==> flow/design.v <==
`timescale 1ns/10ps
module mm_gcd (
    clock,
    reset,
    a,
    b,
    c,
    start,
    finished
);
input clock;
input reset;
input [31:0] a;
input [31:0] b;
output [31:0] c;
reg [31:0] c;
input start;
output finished;
reg finished;
reg [31:0] y;
reg [31:0] x;
always @(posedge clock) begin: MM_GCD_RTL
    if (reset == 0) begin
        y <= 0;
        x <= 0;
        finished <= 1;
        c <= 0;
    end
    else begin
        if (start) begin
            finished <= 1'b0;
            x <= a;
            y <= b;
        end
        else begin
            if ((y == 0)) begin
                finished <= 1'b1;
                c <= x;
            end
            else if ((x > y)) begin
                x <= (x - y);
            end
            else begin
                y <= (y - x);
            end
        end
    end
end
endmodule
Reports on mm_gcd. The steps from the RTL of mm_gcd to its reports follow in flow order. Line numbers count from 1 in the design file above. The mark n/a stands for no value.

Top: mm_gcd. Clock: clock. Library: sky130hd. Corner: tt_025C_1v80.

Elaborated design. Source: Yosys, flattened and elaborated, memories not mapped. Widths are those after wreduce. Registers that Yosys merges into a memory's read port (data or address) are not register bits. Print and check cells do not count. Equal cells are merged and count once.

For bits in registers the number is 97. For input bits the number is 67. Under output and inout bits stands 33. Under word-level cells stands 24.

Under add/sub/neg operators stands 2. The figure for magnitude comparators is 1. Eq/ne operators: 2. Multiplexer cells: 8. The figure for bitwise gates (word level) is 1. The figure for reductions and logical operators is 6.

Operators with widths (count): 2-to-1 mux 32 bit (6); subtractor 32 bit (2); greater-than comparator 32 bit (1); logical NOT 32 bit (1); AND reduction 2 bit (3); inequality test 2 bit with constant B (2); nonzero test 2 bit (2); 2-to-1 mux 1 bit (2); NOT 1 bit (1).

Depth. Yosys ltp: most cells in a row. Word level: on the elaborated netlist, between registers, memories and ports. Mapped: between sequential cells and ports; inverters and the memories' decode and read muxes count.

The entry for depth in word-level cells reads 4. The figure for ABC_AREA is 0. Under gate-level depth with buffers stands 14. The figure for mapped depth without buffers is 12.

After synthesis. Source: synth_stat.txt of the flow (Yosys; design flattened, memories mapped). It holds for the ABC_AREA given above (unset counts as 0); a run with the other value may have another netlist.

The entry for standard cells after synthesis reads 997. Under synthesis area stands 7627.3 um^2. The entry for sequential part of the area reads 1941.9 um^2. For mapped flip-flops the number is 97. Buffers: 62.

Cells by type: sky130_fd_sc_hd__dfxtp_1 (count 97, area in all 1.94E+03 um^2); sky130_fd_sc_hd__ha_1 (count 63, area in all 788.256 um^2); sky130_fd_sc_hd__a21oi_1 (count 127, area in all 635.61 um^2); sky130_fd_sc_hd__nand2_1 (count 136, area in all 510.49 um^2); sky130_fd_sc_hd__xnor2_1 (count 35, area in all 306.544 um^2); sky130_fd_sc_hd__inv_1 (count 81, area in all 304.042 um^2); sky130_fd_sc_hd__o21ai_0 (count 55, area in all 275.264 um^2); sky130_fd_sc_hd__a21o_1 (count 26, area in all 195.187 um^2); sky130_fd_sc_hd__nor2_1 (count 45, area in all 168.912 um^2); sky130_fd_sc_hd__xor2_1 (count 19, area in all 166.41 um^2); sky130_fd_sc_hd__buf_2 (count 28, area in all 140.134 um^2); sky130_fd_sc_hd__a22oi_2 (count 10, area in all 125.12 um^2); sky130_fd_sc_hd__nand4_1 (count 19, area in all 118.864 um^2); sky130_fd_sc_hd__a311oi_1 (count 12, area in all 105.101 um^2); sky130_fd_sc_hd__clkbuf_1 (count 26, area in all 97.594 um^2); sky130_fd_sc_hd__o21bai_1 (count 13, area in all 97.594 um^2); sky130_fd_sc_hd__o211ai_1 (count 12, area in all 90.086 um^2); sky130_fd_sc_hd__o21ai_2 (count 10, area in all 87.584 um^2).

Not listed: further types 62, cells in them 183.

Timing after synthesis. Path of least setup slack by OpenSTA after synthesis, without wires, with an ideal clock, recovery checks aside; 20% of the period is set as input and as output delay. Where synthesis merged equal registers, the netlist keeps one of their names.

Path type: register to register. Start: register x[0]. End: register y[18]. Under period stands 5000 ps. Library setup time: 67 ps. The entry for time at the first pin reads 0 ps. The entry for data arrival time reads 2779 ps. Data required time: 4933 ps. Path slack: 2154 ps. The entry for delay of the path reads 2846 ps. Stages on the path: 15. Buffers on the path: 2. For period reached after synthesis the number is 2846 ps.

"delay of the path" = arrival - input delay + setup time. "stages on the path": output pins that drive a net of the path, with the launching flip-flop's if there is one; two outputs of one cell count as two. "period reached after synthesis" is the clock period less the worst setup slack; recovery checks do not enter. This is arithmetic on one report: input and output delays are still those of the set period (20% each). The rows between start and end are the longest chain of elaborated cells between them; the timing report does not say that the signal goes this way. Where chains are equally long, one stands for them. Each line given opens the expression or statement behind the cell; cells for indexed reads and writes are added by Yosys, which also makes memories of some case tables. At most two assigning lines are given for a register; there are more.

Cell sequence: sky130_fd_sc_hd__dfxtp_1 sky130_fd_sc_hd__inv_1 sky130_fd_sc_hd__ha_1 sky130_fd_sc_hd__fa_1 sky130_fd_sc_hd__nand2b_2 sky130_fd_sc_hd__a21oi_2 sky130_fd_sc_hd__o41a_4 sky130_fd_sc_hd__a211oi_2 sky130_fd_sc_hd__o21a_4 sky130_fd_sc_hd__a21o_1 sky130_fd_sc_hd__buf_6 sky130_fd_sc_hd__a211oi_4 sky130_fd_sc_hd__buf_8 sky130_fd_sc_hd__a22oi_2 sky130_fd_sc_hd__o21ai_2. Cells in the longest elaborated chain: 4. The entry for elaborated cells on any way between the ends reads 7. Under source lines of those cells stands 4. Classes of those cells: 1 x add/sub; 1 x compare; 1 x eq/ne; 3 x mux; 1 x reduce/logical.

Ends and longest elaborated chain, post-synthesis: start: declaration (line 21) `reg [31:0] x;`; start: assignment (line 32) `x <= a;`; start: assignment (line 41) `x <= (x - y);`; subtractor 32 bit (line 44) `y <= (y - x);`; 2-to-1 mux 32 bit (line 40) `else if ((x > y)) begin`; 2-to-1 mux 32 bit (line 36) `if ((y == 0)) begin`; 2-to-1 mux 32 bit (line 30) `if (start) begin`; end: assignment (line 33) `y <= b;`; end: assignment (line 44); end: declaration (line 20) `reg [31:0] y;`.

Worst path after layout. From the final timing report of run 1: the path of least setup slack in the routed layout; clock arrival at registers is part of the times. The report prints the path's times to 10 ps; the period is as set.

Path type: register to register. Start: register x[20]. End: register y[29]. Under period stands 3520 ps. Library setup time: 90 ps. The entry for time at the first pin reads 360 ps. The entry for data arrival time reads 3810 ps. Data required time: 3790 ps. Path slack: -20 ps. Stages on the path: 12. Buffers on the path: 1.

The rows between start and end are the longest chain of elaborated cells between them; the timing report does not say that the signal goes this way. Where chains are equally long, one stands for them. At most two assigning lines are given for a register; there are more.

Cell sequence: sky130_fd_sc_hd__dfxtp_1 sky130_fd_sc_hd__ha_1 sky130_fd_sc_hd__buf_2 sky130_fd_sc_hd__a21o_1 sky130_fd_sc_hd__a31oi_1 sky130_fd_sc_hd__o211ai_1 sky130_fd_sc_hd__a2111oi_2 sky130_fd_sc_hd__a21oi_1 sky130_fd_sc_hd__a31oi_4 sky130_fd_sc_hd__or3_1 sky130_fd_sc_hd__a21boi_1 sky130_fd_sc_hd__a2111oi_2. Cells in the longest elaborated chain: 4. The entry for elaborated cells on any way between the ends reads 7. Under source lines of those cells stands 4. Classes of those cells: 1 x add/sub; 1 x compare; 1 x eq/ne; 3 x mux; 1 x reduce/logical.

Ends and longest elaborated chain, after layout: start: declaration (line 21) `reg [31:0] x;`; start: assignment (line 32) `x <= a;`; start: assignment (line 41) `x <= (x - y);`; subtractor 32 bit (line 44) `y <= (y - x);`; 2-to-1 mux 32 bit (line 40) `else if ((x > y)) begin`; 2-to-1 mux 32 bit (line 36) `if ((y == 0)) begin`; 2-to-1 mux 32 bit (line 30) `if (start) begin`; end: assignment (line 33) `y <= b;`; end: assignment (line 44); end: declaration (line 20) `reg [31:0] y;`.

Lab notebook: mm_gcd

mm_gcd through Yosys and OpenROAD on sky130hd: 3 stored runs, unordered, with their settings and measured results. The constraints put input and output delay at 20% of the set period each and load the outputs with 0.01 pF. "period reached": clock period set for the run, less the worst setup slack. It is reckoned from that one timing run; input and output delays stay at 20% of the period that was set. "time on the worst setup path" means the part of the period allowed to the worst setup path (the constraints hold back 20% at inputs and 20% at outputs) less its slack; where the path has registers, the arrival times of their clocks count too. "time on the worst setup path" is given in steps of 10 ps.

Run 1 has these settings: CORE_ASPECT_RATIO 1.69; CORE_MARGIN 3; CORE_UTILIZATION 45; CTS_CLUSTER_SIZE 53; GPL_TIMING_DRIVEN 0; MAX_ROUTING_LAYER met4; MIN_ROUTING_LAYER met2; PLACE_DENSITY 0.61; period_ns 3.52; CAP_MARGIN 20; SLEW_MARGIN 20. The chip area in the Yosys report is 7627.3 um^2. The die footprint reads 18601.4 um^2. The standard-cell area of the final layout stands at 9296.4 um^2. The worst setup slack after layout comes to -20 ps. The lowest hold slack is 457 ps. For the period reached the run shows 3540 ps. For the time on the worst setup path the run shows 3540 ps. Type of the worst setup path: register to register.

Run 2 has these settings: CELL_PAD_IN_SITES_DETAIL_PLACEMENT 2; GPL_ROUTABILITY_DRIVEN 0; GPL_TIMING_DRIVEN 0; SETUP_SLACK_MARGIN 1.03; period_ns 6.59; CAP_MARGIN 20; CORE_MARGIN 2; CORE_UTILIZATION 40; SLEW_MARGIN 20. The chip area in the Yosys report is 7627.3 um^2. The die footprint reads 20188.1 um^2. The standard-cell area of the final layout stands at 9197.6 um^2. The worst setup slack after layout comes to 1950 ps. The lowest hold slack is 471 ps. For the period reached the run shows 4640 ps. For the time on the worst setup path the run shows 4640 ps. Type of the worst setup path: register to register.

Run 3 has these settings: CELL_PAD_IN_SITES_DETAIL_PLACEMENT 1; CTS_CLUSTER_SIZE 13; GPL_ROUTABILITY_DRIVEN 0; GPL_TIMING_DRIVEN 0; PLACE_DENSITY_LB_ADDON 0.16; SETUP_SLACK_MARGIN 1.33; TNS_END_PERCENT 40; period_ns 6.59; CAP_MARGIN 20; CORE_MARGIN 2; CORE_UTILIZATION 40; SLEW_MARGIN 20. The chip area in the Yosys report is 7627.3 um^2. The die footprint reads 20188.1 um^2. The standard-cell area of the final layout stands at 9178.8 um^2. The worst setup slack after layout comes to 2875 ps. The lowest hold slack is 456 ps. For the period reached the run shows 3715 ps. For the time on the worst setup path the run shows 3710 ps. Type of the worst setup path: register to register.
